==> flow/design.v <==
module LMFE ( clk, reset, Din, in_en, busy, out_valid, Dout, mem_cen, mem_wen, mem_addr, mem_d, mem_q);
input   clk;
input   reset;
input   in_en;
output  busy;
output  out_valid;
input   [7:0]  Din;
output  [7:0]  Dout;
output  mem_cen;
output  mem_wen;
output  [9:0]  mem_addr;
output  [7:0]  mem_d;
input   [7:0]  mem_q;
wire [7:0] med_d_w;
wire med_en_w;
wire med_del_w;
wire newline_w;
control MainCT( .clk(clk), .rst(reset), .data_in(Din), .in_en(in_en), .busy(busy), .med_data(med_d_w), .med_en(med_en_w), .med_del(med_del_w), .cen(mem_cen), .wen(mem_wen), .addr(mem_addr), .memd(mem_d), .memq(mem_q), .out_valid(out_valid), .newline(newline_w));
insert_sort med(.clk(clk), .rst(reset) , .data_valid(med_en_w) , .data_in(med_d_w), .data_out(Dout), .del_valid(med_del_w), .newline(newline_w)); 
endmodule
module insert_sort(clk,rst,data_valid,data_in,data_out,del_valid,newline); 
input clk,rst,data_valid,del_valid,newline;
input [7:0]data_in;
output [7:0] data_out;
reg [7:0] in_r;
reg [6:0] counter_r;
wire [6:0] counter_w;
reg [1:0] state_r,state_w;
reg [7:0] list_r [48:0];
reg [7:0] list_w [48:0];
wire [48:0] pos_w;
integer i,k; 
parameter S_idle=3'd0;
parameter S_load=3'd1;
parameter S_done=3'd2;
parameter S_dele=3'd3;
assign pos_w[0]=(in_r>list_r[0]);
assign pos_w[1]=(in_r>list_r[1]);
assign pos_w[2]=(in_r>list_r[2]);
assign pos_w[3]=(in_r>list_r[3]);
assign pos_w[4]=(in_r>list_r[4]);
assign pos_w[5]=(in_r>list_r[5]);
assign pos_w[6]=(in_r>list_r[6]);
assign pos_w[7]=(in_r>list_r[7]);
assign pos_w[8]=(in_r>list_r[8]);
assign pos_w[9]=(in_r>list_r[9]);
assign pos_w[10]=(in_r>list_r[10]);
assign pos_w[11]=(in_r>list_r[11]);
assign pos_w[12]=(in_r>list_r[12]);
assign pos_w[13]=(in_r>list_r[13]);
assign pos_w[14]=(in_r>list_r[14]);
assign pos_w[15]=(in_r>list_r[15]);
assign pos_w[16]=(in_r>list_r[16]);
assign pos_w[17]=(in_r>list_r[17]);
assign pos_w[18]=(in_r>list_r[18]);
assign pos_w[19]=(in_r>list_r[19]);
assign pos_w[20]=(in_r>list_r[20]);
assign pos_w[21]=(in_r>list_r[21]);
assign pos_w[22]=(in_r>list_r[22]);
assign pos_w[23]=(in_r>list_r[23]);
assign pos_w[24]=(in_r>list_r[24]);
assign pos_w[25]=(in_r>list_r[25]);
assign pos_w[26]=(in_r>list_r[26]);
assign pos_w[27]=(in_r>list_r[27]);
assign pos_w[28]=(in_r>list_r[28]);
assign pos_w[29]=(in_r>list_r[29]);
assign pos_w[30]=(in_r>list_r[30]);
assign pos_w[31]=(in_r>list_r[31]);
assign pos_w[32]=(in_r>list_r[32]);
assign pos_w[33]=(in_r>list_r[33]);
assign pos_w[34]=(in_r>list_r[34]);
assign pos_w[35]=(in_r>list_r[35]);
assign pos_w[36]=(in_r>list_r[36]);
assign pos_w[37]=(in_r>list_r[37]);
assign pos_w[38]=(in_r>list_r[38]);
assign pos_w[39]=(in_r>list_r[39]);
assign pos_w[40]=(in_r>list_r[40]);
assign pos_w[41]=(in_r>list_r[41]);
assign pos_w[42]=(in_r>list_r[42]);
assign pos_w[43]=(in_r>list_r[43]);
assign pos_w[44]=(in_r>list_r[44]);
assign pos_w[45]=(in_r>list_r[45]);
assign pos_w[46]=(in_r>list_r[46]);
assign pos_w[47]=(in_r>list_r[47]);
assign pos_w[48]=(in_r>list_r[48]);
assign counter_w=(state_r==S_load)?counter_r+7'b1:7'b0;
assign data_out=list_r[24];
always@(*)
begin
	case(state_r)
		S_idle:  
		begin
			list_w[0]=list_r[0];
			list_w[1]=list_r[1];
			list_w[2]=list_r[2];
			list_w[3]=list_r[3];
			list_w[4]=list_r[4];
			list_w[5]=list_r[5];
			list_w[6]=list_r[6];
			list_w[7]=list_r[7];
			list_w[8]=list_r[8];
			list_w[9]=list_r[9];
			list_w[10]=list_r[10];
			list_w[11]=list_r[11];
			list_w[12]=list_r[12];
			list_w[13]=list_r[13];
			list_w[14]=list_r[14];
			list_w[15]=list_r[15];
			list_w[16]=list_r[16];
			list_w[17]=list_r[17];
			list_w[18]=list_r[18];
			list_w[19]=list_r[19];
			list_w[20]=list_r[20];
			list_w[21]=list_r[21];
			list_w[22]=list_r[22];
			list_w[23]=list_r[23];
			list_w[24]=list_r[24];
			list_w[25]=list_r[25];
			list_w[26]=list_r[26];
			list_w[27]=list_r[27];
			list_w[28]=list_r[28];
			list_w[29]=list_r[29];
			list_w[30]=list_r[30];
			list_w[31]=list_r[31];
			list_w[32]=list_r[32];
			list_w[33]=list_r[33];
			list_w[34]=list_r[34];
			list_w[35]=list_r[35];
			list_w[36]=list_r[36];
			list_w[37]=list_r[37];
			list_w[38]=list_r[38];
			list_w[39]=list_r[39];
			list_w[40]=list_r[40];
			list_w[41]=list_r[41];
			list_w[42]=list_r[42];
			list_w[43]=list_r[43];	
			list_w[44]=list_r[44];
			list_w[45]=list_r[45];
			list_w[46]=list_r[46];
			list_w[47]=list_r[47];
			list_w[48]=list_r[48];		
		end
		S_load:
		begin
			list_w[0]=((state_r==S_load)&&(pos_w[0]==1'b1))?list_r[0]:in_r;
			list_w[1]=(pos_w[1]==1'b1)?list_r[1]:((pos_w[0]==1'b1)&&(pos_w[1]==1'b0))?in_r:list_r[0];
			list_w[2]=(pos_w[2]==1'b1)?list_r[2]:((pos_w[1]==1'b1)&&(pos_w[2]==1'b0))?in_r:list_r[1];
			list_w[3]=(pos_w[3]==1'b1)?list_r[3]:((pos_w[2]==1'b1)&&(pos_w[3]==1'b0))?in_r:list_r[2];
			list_w[4]=(pos_w[4]==1'b1)?list_r[4]:((pos_w[3]==1'b1)&&(pos_w[4]==1'b0))?in_r:list_r[3];
			list_w[5]=(pos_w[5]==1'b1)?list_r[5]:((pos_w[4]==1'b1)&&(pos_w[5]==1'b0))?in_r:list_r[4];
			list_w[6]=(pos_w[6]==1'b1)?list_r[6]:((pos_w[5]==1'b1)&&(pos_w[6]==1'b0))?in_r:list_r[5];
			list_w[7]=(pos_w[7]==1'b1)?list_r[7]:((pos_w[6]==1'b1)&&(pos_w[7]==1'b0))?in_r:list_r[6];
			list_w[8]=(pos_w[8]==1'b1)?list_r[8]:((pos_w[7]==1'b1)&&(pos_w[8]==1'b0))?in_r:list_r[7];
			list_w[9]=(pos_w[9]==1'b1)?list_r[9]:((pos_w[8]==1'b1)&&(pos_w[9]==1'b0))?in_r:list_r[8];
			list_w[10]=(pos_w[10]==1'b1)?list_r[10]:((pos_w[9]==1'b1)&&(pos_w[10]==1'b0))?in_r:list_r[9];
			list_w[11]=(pos_w[11]==1'b1)?list_r[11]:((pos_w[10]==1'b1)&&(pos_w[11]==1'b0))?in_r:list_r[10];
			list_w[12]=(pos_w[12]==1'b1)?list_r[12]:((pos_w[11]==1'b1)&&(pos_w[12]==1'b0))?in_r:list_r[11];
			list_w[13]=(pos_w[13]==1'b1)?list_r[13]:((pos_w[12]==1'b1)&&(pos_w[13]==1'b0))?in_r:list_r[12];
			list_w[14]=(pos_w[14]==1'b1)?list_r[14]:((pos_w[13]==1'b1)&&(pos_w[14]==1'b0))?in_r:list_r[13];
			list_w[15]=(pos_w[15]==1'b1)?list_r[15]:((pos_w[14]==1'b1)&&(pos_w[15]==1'b0))?in_r:list_r[14];
			list_w[16]=(pos_w[16]==1'b1)?list_r[16]:((pos_w[15]==1'b1)&&(pos_w[16]==1'b0))?in_r:list_r[15];
			list_w[17]=(pos_w[17]==1'b1)?list_r[17]:((pos_w[16]==1'b1)&&(pos_w[17]==1'b0))?in_r:list_r[16];
			list_w[18]=(pos_w[18]==1'b1)?list_r[18]:((pos_w[17]==1'b1)&&(pos_w[18]==1'b0))?in_r:list_r[17];
			list_w[19]=(pos_w[19]==1'b1)?list_r[19]:((pos_w[18]==1'b1)&&(pos_w[19]==1'b0))?in_r:list_r[18];
			list_w[20]=(pos_w[20]==1'b1)?list_r[20]:((pos_w[19]==1'b1)&&(pos_w[20]==1'b0))?in_r:list_r[19];
			list_w[21]=(pos_w[21]==1'b1)?list_r[21]:((pos_w[20]==1'b1)&&(pos_w[21]==1'b0))?in_r:list_r[20];
			list_w[22]=(pos_w[22]==1'b1)?list_r[22]:((pos_w[21]==1'b1)&&(pos_w[22]==1'b0))?in_r:list_r[21];
			list_w[23]=(pos_w[23]==1'b1)?list_r[23]:((pos_w[22]==1'b1)&&(pos_w[23]==1'b0))?in_r:list_r[22];
			list_w[24]=(pos_w[24]==1'b1)?list_r[24]:((pos_w[23]==1'b1)&&(pos_w[24]==1'b0))?in_r:list_r[23];
			list_w[25]=(pos_w[25]==1'b1)?list_r[25]:((pos_w[24]==1'b1)&&(pos_w[25]==1'b0))?in_r:list_r[24];
			list_w[26]=(pos_w[26]==1'b1)?list_r[26]:((pos_w[25]==1'b1)&&(pos_w[26]==1'b0))?in_r:list_r[25];
			list_w[27]=(pos_w[27]==1'b1)?list_r[27]:((pos_w[26]==1'b1)&&(pos_w[27]==1'b0))?in_r:list_r[26];
			list_w[28]=(pos_w[28]==1'b1)?list_r[28]:((pos_w[27]==1'b1)&&(pos_w[28]==1'b0))?in_r:list_r[27];
			list_w[29]=(pos_w[29]==1'b1)?list_r[29]:((pos_w[28]==1'b1)&&(pos_w[29]==1'b0))?in_r:list_r[28];
			list_w[30]=(pos_w[30]==1'b1)?list_r[30]:((pos_w[29]==1'b1)&&(pos_w[30]==1'b0))?in_r:list_r[29];
			list_w[31]=(pos_w[31]==1'b1)?list_r[31]:((pos_w[30]==1'b1)&&(pos_w[31]==1'b0))?in_r:list_r[30];	
			list_w[32]=(pos_w[32]==1'b1)?list_r[32]:((pos_w[31]==1'b1)&&(pos_w[32]==1'b0))?in_r:list_r[31];
			list_w[33]=(pos_w[33]==1'b1)?list_r[33]:((pos_w[32]==1'b1)&&(pos_w[33]==1'b0))?in_r:list_r[32];	
			list_w[34]=(pos_w[34]==1'b1)?list_r[34]:((pos_w[33]==1'b1)&&(pos_w[34]==1'b0))?in_r:list_r[33];
			list_w[35]=(pos_w[35]==1'b1)?list_r[35]:((pos_w[34]==1'b1)&&(pos_w[35]==1'b0))?in_r:list_r[34];	
			list_w[36]=(pos_w[36]==1'b1)?list_r[36]:((pos_w[35]==1'b1)&&(pos_w[36]==1'b0))?in_r:list_r[35];
			list_w[37]=(pos_w[37]==1'b1)?list_r[37]:((pos_w[36]==1'b1)&&(pos_w[37]==1'b0))?in_r:list_r[36];	
			list_w[38]=(pos_w[38]==1'b1)?list_r[38]:((pos_w[37]==1'b1)&&(pos_w[38]==1'b0))?in_r:list_r[37];
			list_w[39]=(pos_w[39]==1'b1)?list_r[39]:((pos_w[38]==1'b1)&&(pos_w[39]==1'b0))?in_r:list_r[38];	
			list_w[40]=(pos_w[40]==1'b1)?list_r[40]:((pos_w[39]==1'b1)&&(pos_w[40]==1'b0))?in_r:list_r[39];
			list_w[41]=(pos_w[41]==1'b1)?list_r[41]:((pos_w[40]==1'b1)&&(pos_w[41]==1'b0))?in_r:list_r[40];	
			list_w[42]=(pos_w[42]==1'b1)?list_r[42]:((pos_w[41]==1'b1)&&(pos_w[42]==1'b0))?in_r:list_r[41];
			list_w[43]=(pos_w[43]==1'b1)?list_r[43]:((pos_w[42]==1'b1)&&(pos_w[43]==1'b0))?in_r:list_r[42];	
			list_w[44]=(pos_w[44]==1'b1)?list_r[44]:((pos_w[43]==1'b1)&&(pos_w[44]==1'b0))?in_r:list_r[43];
			list_w[45]=(pos_w[45]==1'b1)?list_r[45]:((pos_w[44]==1'b1)&&(pos_w[45]==1'b0))?in_r:list_r[44];	
			list_w[46]=(pos_w[46]==1'b1)?list_r[46]:((pos_w[45]==1'b1)&&(pos_w[46]==1'b0))?in_r:list_r[45];
			list_w[47]=(pos_w[47]==1'b1)?list_r[47]:((pos_w[46]==1'b1)&&(pos_w[47]==1'b0))?in_r:list_r[46];				
			list_w[48]=(pos_w[48]==1'b1)?list_r[48]:((pos_w[47]==1'b1)&&(pos_w[48]==1'b0))?in_r:list_r[47];					
		end
		S_done:
		begin
			list_w[0]=list_r[0];
			list_w[1]=list_r[1];
			list_w[2]=list_r[2];
			list_w[3]=list_r[3];
			list_w[4]=list_r[4];
			list_w[5]=list_r[5];
			list_w[6]=list_r[6];
			list_w[7]=list_r[7];
			list_w[8]=list_r[8];
			list_w[9]=list_r[9];
			list_w[10]=list_r[10];
			list_w[11]=list_r[11];
			list_w[12]=list_r[12];
			list_w[13]=list_r[13];
			list_w[14]=list_r[14];
			list_w[15]=list_r[15];
			list_w[16]=list_r[16];
			list_w[17]=list_r[17];
			list_w[18]=list_r[18];
			list_w[19]=list_r[19];
			list_w[20]=list_r[20];
			list_w[21]=list_r[21];
			list_w[22]=list_r[22];
			list_w[23]=list_r[23];
			list_w[24]=list_r[24];
			list_w[25]=list_r[25];
			list_w[26]=list_r[26];
			list_w[27]=list_r[27];
			list_w[28]=list_r[28];
			list_w[29]=list_r[29];
			list_w[30]=list_r[30];
			list_w[31]=list_r[31];
			list_w[32]=list_r[32];
			list_w[33]=list_r[33];
			list_w[34]=list_r[34];
			list_w[35]=list_r[35];
			list_w[36]=list_r[36];
			list_w[37]=list_r[37];
			list_w[38]=list_r[38];
			list_w[39]=list_r[39];
			list_w[40]=list_r[40];
			list_w[41]=list_r[41];
			list_w[42]=list_r[42];
			list_w[43]=list_r[43];	
			list_w[44]=list_r[44];
			list_w[45]=list_r[45];
			list_w[46]=list_r[46];
			list_w[47]=list_r[47];
			list_w[48]=list_r[48];					
		end
		S_dele:
		begin
			list_w[0]=(pos_w[0]==1'b1)?list_r[0]:list_r[1];
			list_w[1]=(pos_w[1]==1'b1)?list_r[1]:list_r[2];
			list_w[2]=(pos_w[2]==1'b1)?list_r[2]:list_r[3];
			list_w[3]=(pos_w[3]==1'b1)?list_r[3]:list_r[4];
			list_w[4]=(pos_w[4]==1'b1)?list_r[4]:list_r[5];
			list_w[5]=(pos_w[5]==1'b1)?list_r[5]:list_r[6];
			list_w[6]=(pos_w[6]==1'b1)?list_r[6]:list_r[7];
			list_w[7]=(pos_w[7]==1'b1)?list_r[7]:list_r[8];
			list_w[8]=(pos_w[8]==1'b1)?list_r[8]:list_r[9];
			list_w[9]=(pos_w[9]==1'b1)?list_r[9]:list_r[10];
			list_w[10]=(pos_w[10]==1'b1)?list_r[10]:list_r[11];
			list_w[11]=(pos_w[11]==1'b1)?list_r[11]:list_r[12];
			list_w[12]=(pos_w[12]==1'b1)?list_r[12]:list_r[13];
			list_w[13]=(pos_w[13]==1'b1)?list_r[13]:list_r[14];
			list_w[14]=(pos_w[14]==1'b1)?list_r[14]:list_r[15];
			list_w[15]=(pos_w[15]==1'b1)?list_r[15]:list_r[16];
			list_w[16]=(pos_w[16]==1'b1)?list_r[16]:list_r[17];
			list_w[17]=(pos_w[17]==1'b1)?list_r[17]:list_r[18];
			list_w[18]=(pos_w[18]==1'b1)?list_r[18]:list_r[19];
			list_w[19]=(pos_w[19]==1'b1)?list_r[19]:list_r[20];
			list_w[20]=(pos_w[20]==1'b1)?list_r[20]:list_r[21];
			list_w[21]=(pos_w[21]==1'b1)?list_r[21]:list_r[22];
			list_w[22]=(pos_w[22]==1'b1)?list_r[22]:list_r[23];
			list_w[23]=(pos_w[23]==1'b1)?list_r[23]:list_r[24];
			list_w[24]=(pos_w[24]==1'b1)?list_r[24]:list_r[25];
			list_w[25]=(pos_w[25]==1'b1)?list_r[25]:list_r[26];
			list_w[26]=(pos_w[26]==1'b1)?list_r[26]:list_r[27];
			list_w[27]=(pos_w[27]==1'b1)?list_r[27]:list_r[28];
			list_w[28]=(pos_w[28]==1'b1)?list_r[28]:list_r[29];
			list_w[29]=(pos_w[29]==1'b1)?list_r[29]:list_r[30];
			list_w[30]=(pos_w[30]==1'b1)?list_r[30]:list_r[31];
			list_w[31]=(pos_w[31]==1'b1)?list_r[31]:list_r[32];
			list_w[32]=(pos_w[32]==1'b1)?list_r[32]:list_r[33];
			list_w[33]=(pos_w[33]==1'b1)?list_r[33]:list_r[34];
			list_w[34]=(pos_w[34]==1'b1)?list_r[34]:list_r[35];
			list_w[35]=(pos_w[35]==1'b1)?list_r[35]:list_r[36];
			list_w[36]=(pos_w[36]==1'b1)?list_r[36]:list_r[37];
			list_w[37]=(pos_w[37]==1'b1)?list_r[37]:list_r[38];
			list_w[38]=(pos_w[38]==1'b1)?list_r[38]:list_r[39];
			list_w[39]=(pos_w[39]==1'b1)?list_r[39]:list_r[40];
			list_w[40]=(pos_w[40]==1'b1)?list_r[40]:list_r[41];
			list_w[41]=(pos_w[41]==1'b1)?list_r[41]:list_r[42];
			list_w[42]=(pos_w[42]==1'b1)?list_r[42]:list_r[43];
			list_w[43]=(pos_w[43]==1'b1)?list_r[43]:list_r[44];
			list_w[44]=(pos_w[44]==1'b1)?list_r[44]:list_r[45];
			list_w[45]=(pos_w[45]==1'b1)?list_r[45]:list_r[46];
			list_w[46]=(pos_w[46]==1'b1)?list_r[46]:list_r[47];
			list_w[47]=(pos_w[47]==1'b1)?list_r[47]:list_r[48];
			list_w[48]=(pos_w[48]==1'b1)?list_r[48]:8'd255;			
		end	
		default:
		begin
			list_w[0]=list_r[0];
			list_w[1]=list_r[1];
			list_w[2]=list_r[2];
			list_w[3]=list_r[3];
			list_w[4]=list_r[4];
			list_w[5]=list_r[5];
			list_w[6]=list_r[6];
			list_w[7]=list_r[7];
			list_w[8]=list_r[8];
			list_w[9]=list_r[9];
			list_w[10]=list_r[10];
			list_w[11]=list_r[11];
			list_w[12]=list_r[12];
			list_w[13]=list_r[13];
			list_w[14]=list_r[14];
			list_w[15]=list_r[15];
			list_w[16]=list_r[16];
			list_w[17]=list_r[17];
			list_w[18]=list_r[18];
			list_w[19]=list_r[19];
			list_w[20]=list_r[20];
			list_w[21]=list_r[21];
			list_w[22]=list_r[22];
			list_w[23]=list_r[23];
			list_w[24]=list_r[24];
			list_w[25]=list_r[25];
			list_w[26]=list_r[26];
			list_w[27]=list_r[27];
			list_w[28]=list_r[28];
			list_w[29]=list_r[29];
			list_w[30]=list_r[30];
			list_w[31]=list_r[31];
			list_w[32]=list_r[32];
			list_w[33]=list_r[33];
			list_w[34]=list_r[34];
			list_w[35]=list_r[35];
			list_w[36]=list_r[36];
			list_w[37]=list_r[37];
			list_w[38]=list_r[38];
			list_w[39]=list_r[39];
			list_w[40]=list_r[40];
			list_w[41]=list_r[41];
			list_w[42]=list_r[42];
			list_w[43]=list_r[43];	
			list_w[44]=list_r[44];
			list_w[45]=list_r[45];
			list_w[46]=list_r[46];
			list_w[47]=list_r[47];
			list_w[48]=list_r[48];
		end
	endcase		
end
always@(*)
begin
	case(state_r)
		S_idle: begin if(data_valid) state_w=S_load; else if(del_valid) state_w=S_dele; else state_w=S_idle; end
		S_load: begin if(data_valid) state_w=S_load; else state_w=S_done; end
		S_dele: begin if(del_valid) state_w=S_dele; else state_w=S_done; end
		S_done: begin if(del_valid) state_w=S_dele; else if(data_valid) state_w=S_load; else state_w=S_idle; end
		default: state_w=state_r;
	endcase
end
always@(posedge clk or posedge rst)
begin
	if(rst)
	begin
		in_r<=7'b0;
		counter_r<=7'b0;
        state_r<=2'b0;	
		list_r[0]<=8'd0;
		list_r[1]<=8'd0;		
		list_r[2]<=8'd0;		
		list_r[3]<=8'd0;		
		list_r[4]<=8'd0;		
		list_r[5]<=8'd0;		
		list_r[6]<=8'd0;		
		list_r[7]<=8'd0;		
		list_r[8]<=8'd0;		
		list_r[9]<=8'd0;		
		list_r[10]<=8'd0;		
		list_r[11]<=8'd0;		
		list_r[12]<=8'd0;		
		list_r[13]<=8'd0;		
		list_r[14]<=8'd0;		
		list_r[15]<=8'd0;		
		list_r[16]<=8'd0;		
		list_r[17]<=8'd0;		
		list_r[18]<=8'd0;		
		list_r[19]<=8'd0;		
		list_r[20]<=8'd0;		
		list_r[21]<=8'd255;		
		list_r[22]<=8'd255;		
		list_r[23]<=8'd255;		
		list_r[24]<=8'd255;		
		list_r[25]<=8'd255;		
		list_r[26]<=8'd255;		
		list_r[27]<=8'd255;		
		list_r[28]<=8'd255;		
		list_r[29]<=8'd255;		
		list_r[30]<=8'd255;		
		list_r[31]<=8'd255;		
		list_r[32]<=8'd255;		
		list_r[33]<=8'd255;		
		list_r[34]<=8'd255;		
		list_r[35]<=8'd255;		
		list_r[36]<=8'd255;		
		list_r[37]<=8'd255;		
		list_r[38]<=8'd255;		
		list_r[39]<=8'd255;		
		list_r[40]<=8'd255;		
		list_r[41]<=8'd255;		
		list_r[42]<=8'd255;		
		list_r[43]<=8'd255;		
		list_r[44]<=8'd255;		
		list_r[45]<=8'd255;		
		list_r[46]<=8'd255;		
		list_r[47]<=8'd255;		
		list_r[48]<=8'd255;		
	end
	else if(newline)
	begin
		in_r<=7'b0;
		counter_r<=7'b0;
        state_r<=2'b0;	
		list_r[0]<=8'd0;
		list_r[1]<=8'd0;		
		list_r[2]<=8'd0;		
		list_r[3]<=8'd0;		
		list_r[4]<=8'd0;		
		list_r[5]<=8'd0;		
		list_r[6]<=8'd0;		
		list_r[7]<=8'd0;		
		list_r[8]<=8'd0;		
		list_r[9]<=8'd0;		
		list_r[10]<=8'd0;		
		list_r[11]<=8'd0;		
		list_r[12]<=8'd0;		
		list_r[13]<=8'd0;		
		list_r[14]<=8'd0;		
		list_r[15]<=8'd0;		
		list_r[16]<=8'd0;		
		list_r[17]<=8'd0;		
		list_r[18]<=8'd0;		
		list_r[19]<=8'd0;		
		list_r[20]<=8'd0;		
		list_r[21]<=8'd255;		
		list_r[22]<=8'd255;		
		list_r[23]<=8'd255;		
		list_r[24]<=8'd255;		
		list_r[25]<=8'd255;		
		list_r[26]<=8'd255;		
		list_r[27]<=8'd255;		
		list_r[28]<=8'd255;		
		list_r[29]<=8'd255;		
		list_r[30]<=8'd255;		
		list_r[31]<=8'd255;		
		list_r[32]<=8'd255;		
		list_r[33]<=8'd255;		
		list_r[34]<=8'd255;		
		list_r[35]<=8'd255;		
		list_r[36]<=8'd255;		
		list_r[37]<=8'd255;		
		list_r[38]<=8'd255;		
		list_r[39]<=8'd255;		
		list_r[40]<=8'd255;		
		list_r[41]<=8'd255;		
		list_r[42]<=8'd255;		
		list_r[43]<=8'd255;		
		list_r[44]<=8'd255;		
		list_r[45]<=8'd255;		
		list_r[46]<=8'd255;		
		list_r[47]<=8'd255;		
		list_r[48]<=8'd255;		
	end	
	else
	begin	
		in_r<=data_in;
		counter_r<=counter_w;
        state_r<=state_w;	
		list_r[0]<=list_w[0];
		list_r[1]<=list_w[1];		
		list_r[2]<=list_w[2];		
		list_r[3]<=list_w[3];		
		list_r[4]<=list_w[4];		
		list_r[5]<=list_w[5];		
		list_r[6]<=list_w[6];		
		list_r[7]<=list_w[7];		
		list_r[8]<=list_w[8];		
		list_r[9]<=list_w[9];		
		list_r[10]<=list_w[10];
		list_r[11]<=list_w[11];
		list_r[12]<=list_w[12];
		list_r[13]<=list_w[13];
		list_r[14]<=list_w[14];
		list_r[15]<=list_w[15];
		list_r[16]<=list_w[16];
		list_r[17]<=list_w[17];
		list_r[18]<=list_w[18];
		list_r[19]<=list_w[19];
		list_r[20]<=list_w[20];
		list_r[21]<=list_w[21];
		list_r[22]<=list_w[22];
		list_r[23]<=list_w[23];
		list_r[24]<=list_w[24];
		list_r[25]<=list_w[25];
		list_r[26]<=list_w[26];
		list_r[27]<=list_w[27];
		list_r[28]<=list_w[28];
		list_r[29]<=list_w[29];
		list_r[30]<=list_w[30];
		list_r[31]<=list_w[31];
		list_r[32]<=list_w[32];
		list_r[33]<=list_w[33];
		list_r[34]<=list_w[34];
		list_r[35]<=list_w[35];
		list_r[36]<=list_w[36];
		list_r[37]<=list_w[37];
		list_r[38]<=list_w[38];
		list_r[39]<=list_w[39];
		list_r[40]<=list_w[40];
		list_r[41]<=list_w[41];
		list_r[42]<=list_w[42];
		list_r[43]<=list_w[43];
		list_r[44]<=list_w[44];
		list_r[45]<=list_w[45];
		list_r[46]<=list_w[46];
		list_r[47]<=list_w[47];
		list_r[48]<=list_w[48];	
	end
end
endmodule
module control ( clk, rst, data_in, in_en, busy, med_data, med_en, med_del, cen, wen, addr, memd, memq, out_valid, newline);
input   clk;
input   rst;
input   in_en;
input   [7:0] data_in;
input   [7:0] memq;
output  [7:0] memd;
output  cen;
output  wen;
output  busy;
output  med_en;
output  med_del;
output  newline;
output  out_valid;
output  [7:0] med_data;
output  [9:0] addr;
parameter S_init=3'd0;
parameter S_prep=3'd1;
parameter S_getw=3'd2;
parameter S_work=3'd3;
parameter S_endl=3'd4;
reg [2:0] state_r,state_w;
reg [6:0] counter_row_r;
wire [6:0] counter_row_w;
reg [6:0] counter_col_r;
wire [6:0] counter_col_w;
reg [6:0] countwin_row_r;
wire [6:0] countwin_row_w;
reg [6:0] countwin_col_r;
wire [6:0] countwin_col_w;
reg wen_r;
reg wen_w;
reg cen_r;
reg cen_w;
reg [9:0] addr_r;
reg [9:0] addr_w;
reg [7:0] work_counter;
reg [5:0] getw_counter;
wire [5:0] getw_counter_w;
reg busy_r;
reg busy_w;
reg out_v_r;
reg out_v_w;
reg med_en_r,med_en_w;
reg med_del_r,med_del_w;
reg [7:0] med_data_r,med_data_w;
integer k;
reg [7:0] data_r;
wire [7:0] data_w;
reg readfin;
wire readfin_w;
wire [6:0] mask_row;
wire [2:0] addr_shift_0;
wire [2:0] addr_shift_1;
wire [2:0] addr_shift_2;
wire [2:0] addr_shift_3;
wire [2:0] addr_shift_4;
wire [2:0] addr_shift_5;
wire [2:0] addr_shift_6;
wire [2:0] addr_shift_7;
assign busy=busy_r;
assign wen=wen_r;
assign cen=cen_r;
assign memd=data_r;
assign med_data=med_data_r;
assign med_del=med_del_r;
assign med_en=med_en_r;
assign counter_col_w=(in_en)?counter_col_r+7'b1:counter_col_r;
assign counter_row_w=(in_en&&counter_col_r==7'd127)?counter_row_r+7'b1:counter_row_r;
assign countwin_col_w=(out_valid)?countwin_col_r+7'b1:countwin_col_r;
assign countwin_row_w=(countwin_col_w==7'd0 && out_valid)?countwin_row_r+7'b1:countwin_row_r;
assign mask_row=(countwin_row_w==7'd0)?7'b000_0_111:(countwin_row_w==7'd1)?7'b000_0_011:(countwin_row_w==7'd2)?7'b000_0_001:(countwin_row_w==7'd125)?7'b100_0_000:(countwin_row_w==7'd126)?7'b110_0_000:(countwin_row_w==7'd127)?7'b111_0_000:7'b0;
assign addr_shift_0=(countwin_row_w[2:0]==3'd5)?(countwin_row_w[5:3]+3'd1):(countwin_row_w[2:0]==3'd6)?(countwin_row_w[5:3]+3'd1):(countwin_row_w[2:0]==3'd7)?(countwin_row_w[5:3]+3'd1):countwin_row_w[5:3];
assign addr_shift_1=(countwin_row_w[2:0]==3'd6)?(countwin_row_w[5:3]+3'd1):(countwin_row_w[2:0]==3'd7)?(countwin_row_w[5:3]+3'd1):countwin_row_w[5:3];
assign addr_shift_2=(countwin_row_w[2:0]==3'd7)?(countwin_row_w[5:3]+3'd1):countwin_row_w[5:3];
assign addr_shift_3=countwin_row_w[5:3];
assign addr_shift_4=countwin_row_w[5:3];
assign addr_shift_5=(countwin_row_w[2:0]==3'd0)?(countwin_row_w[5:3]-3'd1):countwin_row_w[5:3];	
assign addr_shift_6=(countwin_row_w[2:0]==3'd1)?(countwin_row_w[5:3]-3'd1):(countwin_row_w[2:0]==3'd0)?(countwin_row_w[5:3]-3'd1):countwin_row_w[5:3];
assign addr_shift_7=(countwin_row_w[2:0]==3'd2)?(countwin_row_w[5:3]-3'd1):(countwin_row_w[2:0]==3'd1)?(countwin_row_w[5:3]-3'd1):(countwin_row_w[2:0]==3'd0)?(countwin_row_w[5:3]-3'd1):countwin_row_w[5:3];
assign out_valid=(work_counter==8'd34)?1'b1:(getw_counter==5'd19)?1'b1:1'b0;
assign newline=(state_r==S_endl)?1'b1:1'b0;
assign data_w=(in_en)?data_in:data_r;
assign getw_counter_w=(state_r==S_getw)?(getw_counter<19)?getw_counter+5'd1:5'd0:5'd0;
assign readfin_w=(counter_col_r==7'd127 && counter_row_r ==7'd127)?1'b1:readfin;
assign addr=addr_r;
always@(*)
begin
	case(state_r)
	S_endl:
	begin
		busy_w=1'b1;
		cen_w=1'b0;
		wen_w=(readfin==1'b0)?1'b0:1'b1;
		addr_w=(readfin==1'b0)?{counter_row_r[2:0],7'b0}:{countwin_row_r[2:0],countwin_col_r};
		med_en_w=1'd0;
		med_del_w=1'd0;
		med_data_w=8'd255;
	end
	S_prep:
	begin
		busy_w=1'b0;
		cen_w=1'b0;	
		wen_w=1'b0;	
		addr_w={counter_row_r[2:0],counter_col_r};
		med_en_w=1'd0;
		med_del_w=1'd0;
		med_data_w=8'd255;
	end
	S_init:
	begin
		busy_w=1'b0;
		cen_w=1'b0;
		wen_w=1'b0;	
		addr_w=10'd0;
		med_en_w=1'd0;
		med_del_w=1'd0;
		med_data_w=8'd255;		
	end
	S_getw:
	begin
		busy_w=1'b1;		
		cen_w=1'b0;
		wen_w=1'b1;	
		case(getw_counter)
			5'd0: begin addr_w={(countwin_row_r[2:0]-3'd3),countwin_col_r-7'd4}; end
			5'd1: begin addr_w={(countwin_row_r[2:0]-3'd2),countwin_col_r-7'd4}; end
			5'd2: begin addr_w={(countwin_row_r[2:0]-3'd1),countwin_col_r-7'd4}; end		
			5'd3: begin addr_w={(countwin_row_r[2:0]),countwin_col_r-7'd4}; end
			5'd4: begin addr_w={(countwin_row_r[2:0]+3'd1),countwin_col_r-7'd4}; end
			5'd5: begin addr_w={(countwin_row_r[2:0]+3'd2),countwin_col_r-7'd4}; end	
			5'd6: begin addr_w={(countwin_row_r[2:0]+3'd3),countwin_col_r-7'd4}; end
			5'd8: begin addr_w={(countwin_row_r[2:0]-3'd3),countwin_col_r+7'd3}; end
			5'd9: begin addr_w={(countwin_row_r[2:0]-3'd2),countwin_col_r+7'd3}; end
			5'd10: begin addr_w={(countwin_row_r[2:0]-3'd1),countwin_col_r+7'd3}; end
			5'd11: begin addr_w={(countwin_row_r[2:0]),countwin_col_r+7'd3}; end
			5'd12: begin addr_w={(countwin_row_r[2:0]+3'd1),countwin_col_r+7'd3}; end
			5'd13: begin addr_w={(countwin_row_r[2:0]+3'd2),countwin_col_r+7'd3}; end
			5'd14: begin addr_w={(countwin_row_r[2:0]+3'd3),countwin_col_r+7'd3}; end
			default: begin addr_w=addr_r; end
		endcase
		case(getw_counter)	
			5'd1: begin med_data_w=(mask_row[0])?8'd0:(countwin_col_r>3)?memq:8'd0; med_en_w=1'd0; med_del_w=1'd1; end
			5'd2: begin med_data_w=(mask_row[1])?8'd0:(countwin_col_r>3)?memq:8'd0; med_en_w=1'd0; med_del_w=1'd1; end
			5'd3: begin med_data_w=(mask_row[2])?8'd0:(countwin_col_r>3)?memq:8'd0; med_en_w=1'd0; med_del_w=1'd1; end	
			5'd4: begin med_data_w=(mask_row[3])?8'd0:(countwin_col_r>3)?memq:8'd0; med_en_w=1'd0; med_del_w=1'd1; end
			5'd5: begin med_data_w=(mask_row[4])?8'd0:(countwin_col_r>3)?memq:8'd0; med_en_w=1'd0; med_del_w=1'd1; end
			5'd6: begin med_data_w=(mask_row[5])?8'd0:(countwin_col_r>3)?memq:8'd0; med_en_w=1'd0; med_del_w=1'd1; end
			5'd7: begin med_data_w=(mask_row[6])?8'd0:(countwin_col_r>3)?memq:8'd0; med_en_w=1'd0; med_del_w=1'd1; end
			5'd9: begin med_data_w=(mask_row[0])?8'd0:(countwin_col_r<=124)?memq:8'd0; med_en_w=1'd1; med_del_w=1'd0; end
			5'd10: begin med_data_w=(mask_row[1])?8'd0:(countwin_col_r<=124)?memq:8'd0; med_en_w=1'd1; med_del_w=1'd0; end
			5'd11: begin med_data_w=(mask_row[2])?8'd0:(countwin_col_r<=124)?memq:8'd0; med_en_w=1'd1; med_del_w=1'd0; end
			5'd12: begin med_data_w=(mask_row[3])?8'd0:(countwin_col_r<=124)?memq:8'd0; med_en_w=1'd1; med_del_w=1'd0; end
			5'd13: begin med_data_w=(mask_row[4])?8'd0:(countwin_col_r<=124)?memq:8'd0; med_en_w=1'd1; med_del_w=1'd0; end
			5'd14: begin med_data_w=(mask_row[5])?8'd0:(countwin_col_r<=124)?memq:8'd0; med_en_w=1'd1; med_del_w=1'd0; end
			5'd15: begin med_data_w=(mask_row[6])?8'd0:(countwin_col_r<=124)?memq:8'd0; med_en_w=1'd1; med_del_w=1'd0; end	
			default: begin med_data_w=8'd255; med_en_w=1'd0; med_del_w=1'd0; end
		endcase
	end
	S_work:
	begin	
		busy_w=1'b1;	
		cen_w=1'b0;
		wen_w=1'b1;
		med_del_w=1'b0;	
		case(work_counter)
			8'd0: begin addr_w={(countwin_row_r[2:0]-3'd3),countwin_col_r}; end
			8'd1: begin addr_w={(countwin_row_r[2:0]-3'd2),countwin_col_r}; end
			8'd2: begin addr_w={(countwin_row_r[2:0]-3'd1),countwin_col_r}; end		
			8'd3: begin addr_w={(countwin_row_r[2:0]),countwin_col_r}; end
			8'd4: begin addr_w={(countwin_row_r[2:0]+3'd1),countwin_col_r}; end
			8'd5: begin addr_w={(countwin_row_r[2:0]+3'd2),countwin_col_r}; end	
			8'd6: begin addr_w={(countwin_row_r[2:0]+3'd3),countwin_col_r}; end
			8'd8: begin addr_w={(countwin_row_r[2:0]-3'd3),countwin_col_r+7'd1}; end
			8'd9: begin addr_w={(countwin_row_r[2:0]-3'd2),countwin_col_r+7'd1}; end
			8'd10: begin addr_w={(countwin_row_r[2:0]-3'd1),countwin_col_r+7'd1}; end
			8'd11: begin addr_w={(countwin_row_r[2:0]),countwin_col_r+7'd1}; end
			8'd12: begin addr_w={(countwin_row_r[2:0]+3'd1),countwin_col_r+7'd1}; end
			8'd13: begin addr_w={(countwin_row_r[2:0]+3'd2),countwin_col_r+7'd1}; end
			8'd14: begin addr_w={(countwin_row_r[2:0]+3'd3),countwin_col_r+7'd1}; end
			8'd16: begin addr_w={(countwin_row_r[2:0]-3'd3),countwin_col_r+7'd2}; end
			8'd17: begin addr_w={(countwin_row_r[2:0]-3'd2),countwin_col_r+7'd2}; end
			8'd18: begin addr_w={(countwin_row_r[2:0]-3'd1),countwin_col_r+7'd2}; end
			8'd19: begin addr_w={(countwin_row_r[2:0]),countwin_col_r+7'd2}; end
			8'd20: begin addr_w={(countwin_row_r[2:0]+3'd1),countwin_col_r+7'd2}; end
			8'd21: begin addr_w={(countwin_row_r[2:0]+3'd2),countwin_col_r+7'd2}; end
			8'd22: begin addr_w={(countwin_row_r[2:0]+3'd3),countwin_col_r+7'd2}; end	
			8'd24: begin addr_w={(countwin_row_r[2:0]-3'd3),countwin_col_r+7'd3}; end
			8'd25: begin addr_w={(countwin_row_r[2:0]-3'd2),countwin_col_r+7'd3}; end
			8'd26: begin addr_w={(countwin_row_r[2:0]-3'd1),countwin_col_r+7'd3}; end
			8'd27: begin addr_w={(countwin_row_r[2:0]),countwin_col_r+7'd3}; end
			8'd28: begin addr_w={(countwin_row_r[2:0]+3'd1),countwin_col_r+7'd3}; end
			8'd29: begin addr_w={(countwin_row_r[2:0]+3'd2),countwin_col_r+7'd3}; end
			8'd30: begin addr_w={(countwin_row_r[2:0]+3'd3),countwin_col_r+7'd3}; end
			default: begin addr_w=addr_r; end
		endcase
		case(work_counter)	
			8'd1: begin med_data_w=(mask_row[0])?8'd0:memq; med_en_w=1'd1; end
			8'd2: begin med_data_w=(mask_row[1])?8'd0:memq; med_en_w=1'd1; end
			8'd3: begin med_data_w=(mask_row[2])?8'd0:memq; med_en_w=1'd1; end	
			8'd4: begin med_data_w=(mask_row[3])?8'd0:memq; med_en_w=1'd1; end
			8'd5: begin med_data_w=(mask_row[4])?8'd0:memq; med_en_w=1'd1; end
			8'd6: begin med_data_w=(mask_row[5])?8'd0:memq; med_en_w=1'd1; end
			8'd7: begin med_data_w=(mask_row[6])?8'd0:memq; med_en_w=1'd1; end
			8'd9: begin med_data_w=(mask_row[0])?8'd0:memq; med_en_w=1'd1; end
			8'd10: begin med_data_w=(mask_row[1])?8'd0:memq; med_en_w=1'd1; end
			8'd11: begin med_data_w=(mask_row[2])?8'd0:memq; med_en_w=1'd1; end
			8'd12: begin med_data_w=(mask_row[3])?8'd0:memq; med_en_w=1'd1; end
			8'd13: begin med_data_w=(mask_row[4])?8'd0:memq; med_en_w=1'd1; end
			8'd14: begin med_data_w=(mask_row[5])?8'd0:memq; med_en_w=1'd1; end
			8'd15: begin med_data_w=(mask_row[6])?8'd0:memq; med_en_w=1'd1; end	
			8'd17: begin med_data_w=(mask_row[0])?8'd0:memq; med_en_w=1'd1; end
			8'd18: begin med_data_w=(mask_row[1])?8'd0:memq; med_en_w=1'd1; end
			8'd19: begin med_data_w=(mask_row[2])?8'd0:memq; med_en_w=1'd1; end
			8'd20: begin med_data_w=(mask_row[3])?8'd0:memq; med_en_w=1'd1; end
			8'd21: begin med_data_w=(mask_row[4])?8'd0:memq; med_en_w=1'd1; end
			8'd22: begin med_data_w=(mask_row[5])?8'd0:memq; med_en_w=1'd1; end
			8'd23: begin med_data_w=(mask_row[6])?8'd0:memq; med_en_w=1'd1; end	
			8'd25: begin med_data_w=(mask_row[0])?8'd0:memq; med_en_w=1'd1; end
			8'd26: begin med_data_w=(mask_row[1])?8'd0:memq; med_en_w=1'd1; end
			8'd27: begin med_data_w=(mask_row[2])?8'd0:memq; med_en_w=1'd1; end
			8'd28: begin med_data_w=(mask_row[3])?8'd0:memq; med_en_w=1'd1; end
			8'd29: begin med_data_w=(mask_row[4])?8'd0:memq; med_en_w=1'd1; end
			8'd30: begin med_data_w=(mask_row[5])?8'd0:memq; med_en_w=1'd1; end
			8'd31: begin med_data_w=(mask_row[6])?8'd0:memq; med_en_w=1'd1; end
			default: begin med_data_w=8'd255; med_en_w=1'd0; end
		endcase	
	end
	default:
	begin
		busy_w=1'b0;
		cen_w=1'b1;
		wen_w=1'b0;
		addr_w=10'd0;
		med_en_w=1'd0;
		med_del_w=1'd0;
		med_data_w=8'd255;					
	end
	endcase
end
always@(*)
begin
	case(state_r)
		S_init: begin if(in_en) state_w=S_prep; else state_w=S_init; end
		S_prep: begin if(counter_col_r==7'd127 && counter_row_r>7'd3) state_w=S_work; else state_w=S_prep;end
		S_getw: 
		begin 
			if(countwin_col_r==7'd127 && countwin_row_r<7'd127 && getw_counter==5'd19) state_w=S_endl; 
			else if(countwin_col_r==7'd127 && countwin_row_r==7'd127 && getw_counter==5'd19) state_w=S_init; 
			else state_w=S_getw; 
		end
		S_work: begin if(work_counter==8'd33) state_w=S_getw; else state_w=S_work; end
		S_endl: begin if(readfin==1'b0)state_w=S_prep; else state_w=S_work; end
		default:state_w=state_r;
	endcase
end
always@(posedge clk or posedge rst)
begin
	if(rst)
	begin
		readfin<=1'b0;
		state_r<=S_init;
		addr_r<=10'd0;
		out_v_r<=1'b0;
		cen_r<=8'd0;
		wen_r<=8'd0;
		med_en_r<=1'b0;
		med_del_r<=1'b0;
		med_data_r<=8'd0;
		work_counter<=8'd0;
		getw_counter<=5'd0;
		busy_r<=1'b0;
		data_r<=8'd0;
		counter_col_r<=7'b0;
		counter_row_r<=7'b0;
		countwin_col_r<=7'b0;
		countwin_row_r<=7'b0;		
	end
	else
	begin
		readfin<=readfin_w;	
		state_r<=state_w;
		addr_r<=addr_w;
		out_v_r<=1'b0;
		med_data_r<=med_data_w;
		cen_r<=cen_w;
		wen_r<=wen_w;
		med_en_r<=med_en_w;		
		med_del_r<=med_del_w;		
		work_counter<=(state_r==S_work && !in_en)?work_counter+8'd1:8'd0;	
		getw_counter<=getw_counter_w;
		busy_r<=busy_w;
		data_r<=data_w;
		counter_col_r<=counter_col_w;
		counter_row_r<=counter_row_w;		
		countwin_col_r<=countwin_col_w;
		countwin_row_r<=countwin_row_w;	
	end
end
endmodule
---- Tool chain data of LMFE ----
What the tools print for LMFE, step after step.
Line numbers count from 1 in the design file above.
Operators: Yosys type, input widths -> output width; for muxes data width and select width s.
A cell with - has no value.
set-up
  top module .............................. LMFE
  clock input ............................. clk
  standard-cell library ................... sky130hd
  library corner .......................... tt_025C_1v80

---- Word level ----
Source: Yosys, flattened and elaborated. Widths are those after wreduce. Registers that Yosys merges into a memory's read port (data or address) are not register bits. Print and check cells do not count.
storage and ports
  bits in registers ....................... 479
  input port bits ......................... 19
  output and inout bits ................... 30
  word-level cells ........................ 793
cells by class
  add/subtract/negate cells ............... 15
  $lt $le $gt $ge ......................... 54
  eq/ne operators ......................... 166
  mux-type cells .......................... 313
  bitwise operators ....................... 48
  reductions and logical operators ........ 130
operators with widths
  cell                  count
  $mux 8                220
  $pmux 8 s2            50
  $gt 8x8->1            49
  $ne 3x3->1 const B    98
  $pmux 10 s28          1
  $reduce_and 3->1      49
  $pmux 10 s14          1
  $eq 8x5->1 const B    16
  $pmux 8 s14           1
  $eq 8x4->1 const B    8
  $logic_and 1x1->1     58
  $pmux 8 s7            1
  $mux 7                8
  $eq 7x7->1 const B    7
  $not 1->1             48
  $eq 6x4->1 const B    8
  $pmux 10 s4           1
  $eq 8x3->1 const B    4
  $ne 29x29->1 const B  1
  $reduce_or 28->1      1
  $reduce_or 4->1       7
  $add 7x1->7 const B   4
  $eq 6x3->1 const B    4
  $eq 8x2->1 const B    2
  $eq 8x6->1 const B    2
  $mux 2                8
  $ne 15x15->1 const B  1
  $pmux 3 s5            1
Not listed: further kinds 42, cells in them 67.

---- Longest topological paths ----
Depth = most cells in a row (Yosys ltp): at word level without a register or memory, in the mapped netlist without a sequential cell, where the memories' decode and read muxes count.
depth
  depth in word-level cells ............... 17
  ABC_AREA ................................ 0
  depth in mapped cells ................... 15
  depth with buffers taken out ............ 11

---- After synthesis ----
Yosys stat after the flow's synthesis: flattened, memories mapped to cells. It holds for the ABC_AREA given above (unset counts as 0); a run with the other value may have another netlist.
cell types
  type                       count  total area (µm²)
  sky130_fd_sc_hd__dfrtp_1   257    6.43E+03
  sky130_fd_sc_hd__dfstp_2   226    5.94E+03
  sky130_fd_sc_hd__ha_1      415    5192.48
  sky130_fd_sc_hd__mux2i_1   307    3.07E+03
  sky130_fd_sc_hd__o21ai_0   382    1.91E+03
  sky130_fd_sc_hd__o22a_1    187    1.64E+03
  sky130_fd_sc_hd__nand2_1   412    1.55E+03
  sky130_fd_sc_hd__inv_1     407    1.53E+03
  sky130_fd_sc_hd__nand3_1   280    1.4E+03
  sky130_fd_sc_hd__a32o_1    108    1.08E+03
  sky130_fd_sc_hd__o21a_1    139    1.04E+03
  sky130_fd_sc_hd__clkbuf_1  204    765.734
  sky130_fd_sc_hd__a21oi_1   151    755.725
  sky130_fd_sc_hd__nor2_1    159    596.822
  sky130_fd_sc_hd__a21o_1    77     578.054
  sky130_fd_sc_hd__mux2_2    51     574.301
  sky130_fd_sc_hd__nor2b_1   70     437.92
  sky130_fd_sc_hd__a22o_1    44     385.37
Not listed: further types 59, cells in them 437.
synthesis totals
  cells in the netlist .................... 4313
  cell area after synthesis ............... 37945.1 µm²
  area of sequential cells ................ 12369.4 µm²
  mapped flip-flops ....................... 483
  buffer cells ............................ 221
By module: a second synthesis without flattening, with its own total; a netlist apart from the flattened one above.
second synthesis, totals
  cell total of the unflattened synthesis .. 4814
  area (unflattened synthesis) ............ 41113.2 µm²
Each row is one instance without its submodules.
modules
  module       times used  cells  area (µm²)  sequential area (µm²)
  insert_sort  1           4199   35745.5     10391.2
  control      1           615    5367.6      1978.1
  LMFE         1           0      0.0         0.0

---- Path before layout ----
OpenSTA on the mapped netlist: ideal clock, no wires. The path of least setup slack (recovery checks aside). Input and output delay are each 20% of the period. Register names are those of the netlist, which keeps one name where synthesis merged equal registers.
path after synthesis
  path type ............................... register -> register
  start point ............................. reg med.in_r[0]
  end point ............................... reg med.list_r[7][0]
  period .................................. 6000 ps
  library setup time ...................... 122 ps
  launch time at the first pin ............ 0 ps
  arrival time ............................ 4016 ps
  data required time ...................... 5878 ps
  setup slack ............................. 1863 ps
  delay of the path ....................... 4138 ps
  driving pins on the path ................ 14
  path buffers ............................ 2
  synthesis period reached ................ 4137 ps
"delay of the path" is the arrival time less input delay plus setup time.
"driving pins on the path" counts driving pins, that of a launching flip-flop among them; a cell with two outputs on the path counts twice.
"synthesis period reached" = period - worst setup slack (recovery checks aside). The figure is calculated, with input and output delays left at 20% of the set period.
The rows between start and end are the longest chain of elaborated cells between them; the timing report does not say that the signal goes this way. Where chains are equally long, one stands for them.
Each line given opens the expression or statement behind the cell; cells for indexed reads and writes are added by Yosys, which also makes memories of some case tables.
A register here has more assigning lines than the two given.
on the way, after synthesis
  cell sequence ........................... sky130_fd_sc_hd__dfrtp_1 sky130_fd_sc_hd__clkbuf_1 sky130_fd_sc_hd__inv_1 sky130_fd_sc_hd__clkbuf_1 sky130_fd_sc_hd__ha_1 sky130_fd_sc_hd__nor2b_1 sky130_fd_sc_hd__o21a_1 sky130_fd_sc_hd__o21a_1 sky130_fd_sc_hd__o21ai_0 sky130_fd_sc_hd__nand3b_1 sky130_fd_sc_hd__a21oi_1 sky130_fd_sc_hd__mux2i_1 sky130_fd_sc_hd__nand2_1 sky130_fd_sc_hd__a32o_1
  cells in the longest elaborated chain ... 7
  elaborated cells between the ends (all ways) .. 12
  source lines of those cells ............. 6
  classes of those cells .................. compare (2); eq/ne (2); mux (5); logic (1); reduce/logical (2)
RTL lines, path after synthesis
  what               RTL line  source
  from (decl)        25        reg [7:0] in_r;
  from (assign)      367       in_r<=7'b0;
  from (assign)      477       in_r<=data_in;
  $gt 8x8->1         44        assign pos_w[7]=(in_r>list_r[7]);
  $not 1->1          152       list_w[7]=(pos_w[7]==1'b1)?list_r[7]:((pos_w[6]==1'b1)&&(pos_w[7]==1'b0))?in_r:list_r[6];
  $logic_and 1x1->1  152
  $mux 8 x2          152
  $pmux 8 s2         90        case(state_r)
  $mux 8             420       else if(newline)
  to (assign)        432       list_r[7]<=8'd0;
  to (assign)        487       list_r[7]<=list_w[7];
  to (decl)          29        reg [7:0] list_r [48:0];

---- Worst path after layout ----
From the final timing report of record 1: the path of least setup slack in the routed layout; clock arrival at registers is part of the times.
The report prints the path's times to 10 ps; the period is as set.
path after layout
  path type ............................... register -> output
  start point ............................. reg MainCT.getw_counter[2]
  end point ............................... out out_valid
  period .................................. 6000 ps
  output delay ............................ 1200 ps
  launch time at the first pin ............ 630 ps
  arrival time ............................ 2770 ps
  data required time ...................... 4800 ps
  setup slack ............................. 2030 ps
  driving pins on the path ................ 4
  path buffers ............................ 1
The rows between start and end are the longest chain of elaborated cells between them; the timing report does not say that the signal goes this way. Where chains are equally long, one stands for them.
on the way, after layout
  cell sequence ........................... sky130_fd_sc_hd__dfrtp_1 sky130_fd_sc_hd__nor4_2 sky130_fd_sc_hd__or2_2 sky130_fd_sc_hd__clkdlybuf4s50_1
  cells in the longest elaborated chain ... 3
  elaborated cells between the ends (all ways) .. 3
  classes of those cells .................. eq/ne (1); mux (2)
RTL lines, path after layout
  what           RTL line  source
  from (decl)    569       reg [5:0] getw_counter;
  from (assign)  802       getw_counter<=5'd0;
  from (assign)  822       getw_counter<=getw_counter_w;
  $eq 6x5->1     612       assign out_valid=(work_counter==8'd34)?1'b1:(getw_counter==5'd19)?1'b1:1'b0;
  $mux 1 x2      612
  to (decl)      6         output  out_valid;

Appendix: measured runs

Record of 6 stored runs of the RTL-to-layout flow on LMFE, platform sky130hd. The runs are unordered. Constraints: input delay and output delay 20% of the set period each, output load 0.01 pF.
By "worst setup path time" is meant the share of the clock period that the worst setup path is allowed (20% is reserved at inputs, 20% at outputs), minus its slack. Clock arrival times at its registers enter into it.
By "total power of the final layout" is meant OpenSTA's value without simulated activity: inputs other than the clock are taken to toggle once in ten clock periods, and the tool carries that through the logic.
"worst setup path time" is given in steps of 10 ps.

---- record 1 ----
settings
  CELL_PAD_IN_SITES_GLOBAL_PLACEMENT = 1
  CORE_MARGIN = 10
  CORE_UTILIZATION = 40
  CTS_CLUSTER_SIZE = 51
  GPL_ROUTABILITY_DRIVEN = 1
  HOLD_SLACK_MARGIN = -0.06
  MAX_ROUTING_LAYER = met4
  PLACE_DENSITY_LB_ADDON = 0.16
  SETUP_SLACK_MARGIN = 0.61
  TNS_END_PERCENT = 60
  period_ns = 6.0
  CAP_MARGIN = 20
  SLEW_MARGIN = 20
results
  sum of negative setup slack ............. 0 ps
  worst setup path time ................... 2770 ps
  critical path type ...................... register -> output
  full die area ........................... 107584.0 µm²
  post-route worst hold slack ............. 431 ps
  post-route utilization .................. 44.7%
  worst setup slack after layout .......... 2031 ps
  total power of the final layout ......... 7.629 mW
  post-synthesis cell area ................ 37945.1 µm²

---- record 2 ----
settings
  CELL_PAD_IN_SITES_GLOBAL_PLACEMENT = 1
  CORE_ASPECT_RATIO = 0.69
  CORE_MARGIN = 2
  CORE_UTILIZATION = 61
  CTS_CLUSTER_SIZE = 11
  GPL_TIMING_DRIVEN = 1
  MAX_ROUTING_LAYER = met5
  PLACE_DENSITY = 0.81
  SLEW_MARGIN = 20
  period_ns = 4.3
  CAP_MARGIN = 20
results
  worst setup path time ................... 3770 ps
  critical path type ...................... register -> register
  post-route utilization .................. 67.6%
  post-synthesis cell area ................ 37945.1 µm²
  sum of negative setup slack ............. 0 ps
  worst setup slack after layout .......... 528 ps
  full die area ........................... 64251.0 µm²
  post-route worst hold slack ............. 426 ps
  total power of the final layout ......... 9.319 mW

---- record 3 ----
settings
  CELL_PAD_IN_SITES_GLOBAL_PLACEMENT = 1
  CORE_MARGIN = 10
  CORE_UTILIZATION = 40
  CTS_CLUSTER_SIZE = 51
  GPL_ROUTABILITY_DRIVEN = 0
  HOLD_SLACK_MARGIN = -0.06
  MAX_ROUTING_LAYER = met4
  TNS_END_PERCENT = 60
  period_ns = 6.0
  CAP_MARGIN = 20
  SLEW_MARGIN = 20
results
  worst setup slack after layout .......... 1818 ps
  full die area ........................... 107584.0 µm²
  post-route worst hold slack ............. 425 ps
  total power of the final layout ......... 7.565 mW
  post-synthesis cell area ................ 37945.1 µm²
  post-route utilization .................. 44.8%
  sum of negative setup slack ............. 0 ps
  worst setup path time ................... 4180 ps
  critical path type ...................... register -> register

---- record 4 ----
settings
  CELL_PAD_IN_SITES_DETAIL_PLACEMENT = 1
  CORE_MARGIN = 5
  CORE_UTILIZATION = 72
  CTS_CLUSTER_DIAMETER = 30
  CTS_CLUSTER_SIZE = 57
  GPL_ROUTABILITY_DRIVEN = 0
  PLACE_DENSITY = 0.93
  SETUP_SLACK_MARGIN = 0.7
  SLEW_MARGIN = 15
  TNS_END_PERCENT = 50
  period_ns = 4.39
  CAP_MARGIN = 20
results
  not finished: placement ended with error DPL-0033

---- record 5 ----
settings
  CAP_MARGIN = 0
  CELL_PAD_IN_SITES_DETAIL_PLACEMENT = 1
  CELL_PAD_IN_SITES_GLOBAL_PLACEMENT = 2
  CORE_ASPECT_RATIO = 1.06
  CORE_UTILIZATION = 20
  CTS_CLUSTER_SIZE = 81
  GPL_TIMING_DRIVEN = 0
  HOLD_SLACK_MARGIN = -0.06
  MIN_ROUTING_LAYER = met2
  PLACE_DENSITY_LB_ADDON = 0.28
  SLEW_MARGIN = 40
  period_ns = 4.57
  CORE_MARGIN = 2
results
  post-route worst hold slack ............. 427 ps
  post-route utilization .................. 24.2%
  full die area ........................... 193226.0 µm²
  worst setup path time ................... 4410 ps
  critical path type ...................... register -> register
  total power of the final layout ......... 10.935 mW
  post-synthesis cell area ................ 37945.1 µm²
  sum of negative setup slack ............. 0 ps
  worst setup slack after layout .......... 163 ps

---- record 6 ----
settings
  CORE_UTILIZATION = 40
  period_ns = 6.0
  CAP_MARGIN = 20
  CORE_MARGIN = 2
  SLEW_MARGIN = 20
results
  sum of negative setup slack ............. 0 ps
  total power of the final layout ......... 7.504 mW
  post-route worst hold slack ............. 430 ps
  worst setup path time ................... 4090 ps
  critical path type ...................... register -> register
  worst setup slack after layout .......... 1912 ps
  post-route utilization .................. 44.7%
  post-synthesis cell area ................ 37945.1 µm²
  full die area ........................... 97344.0 µm²
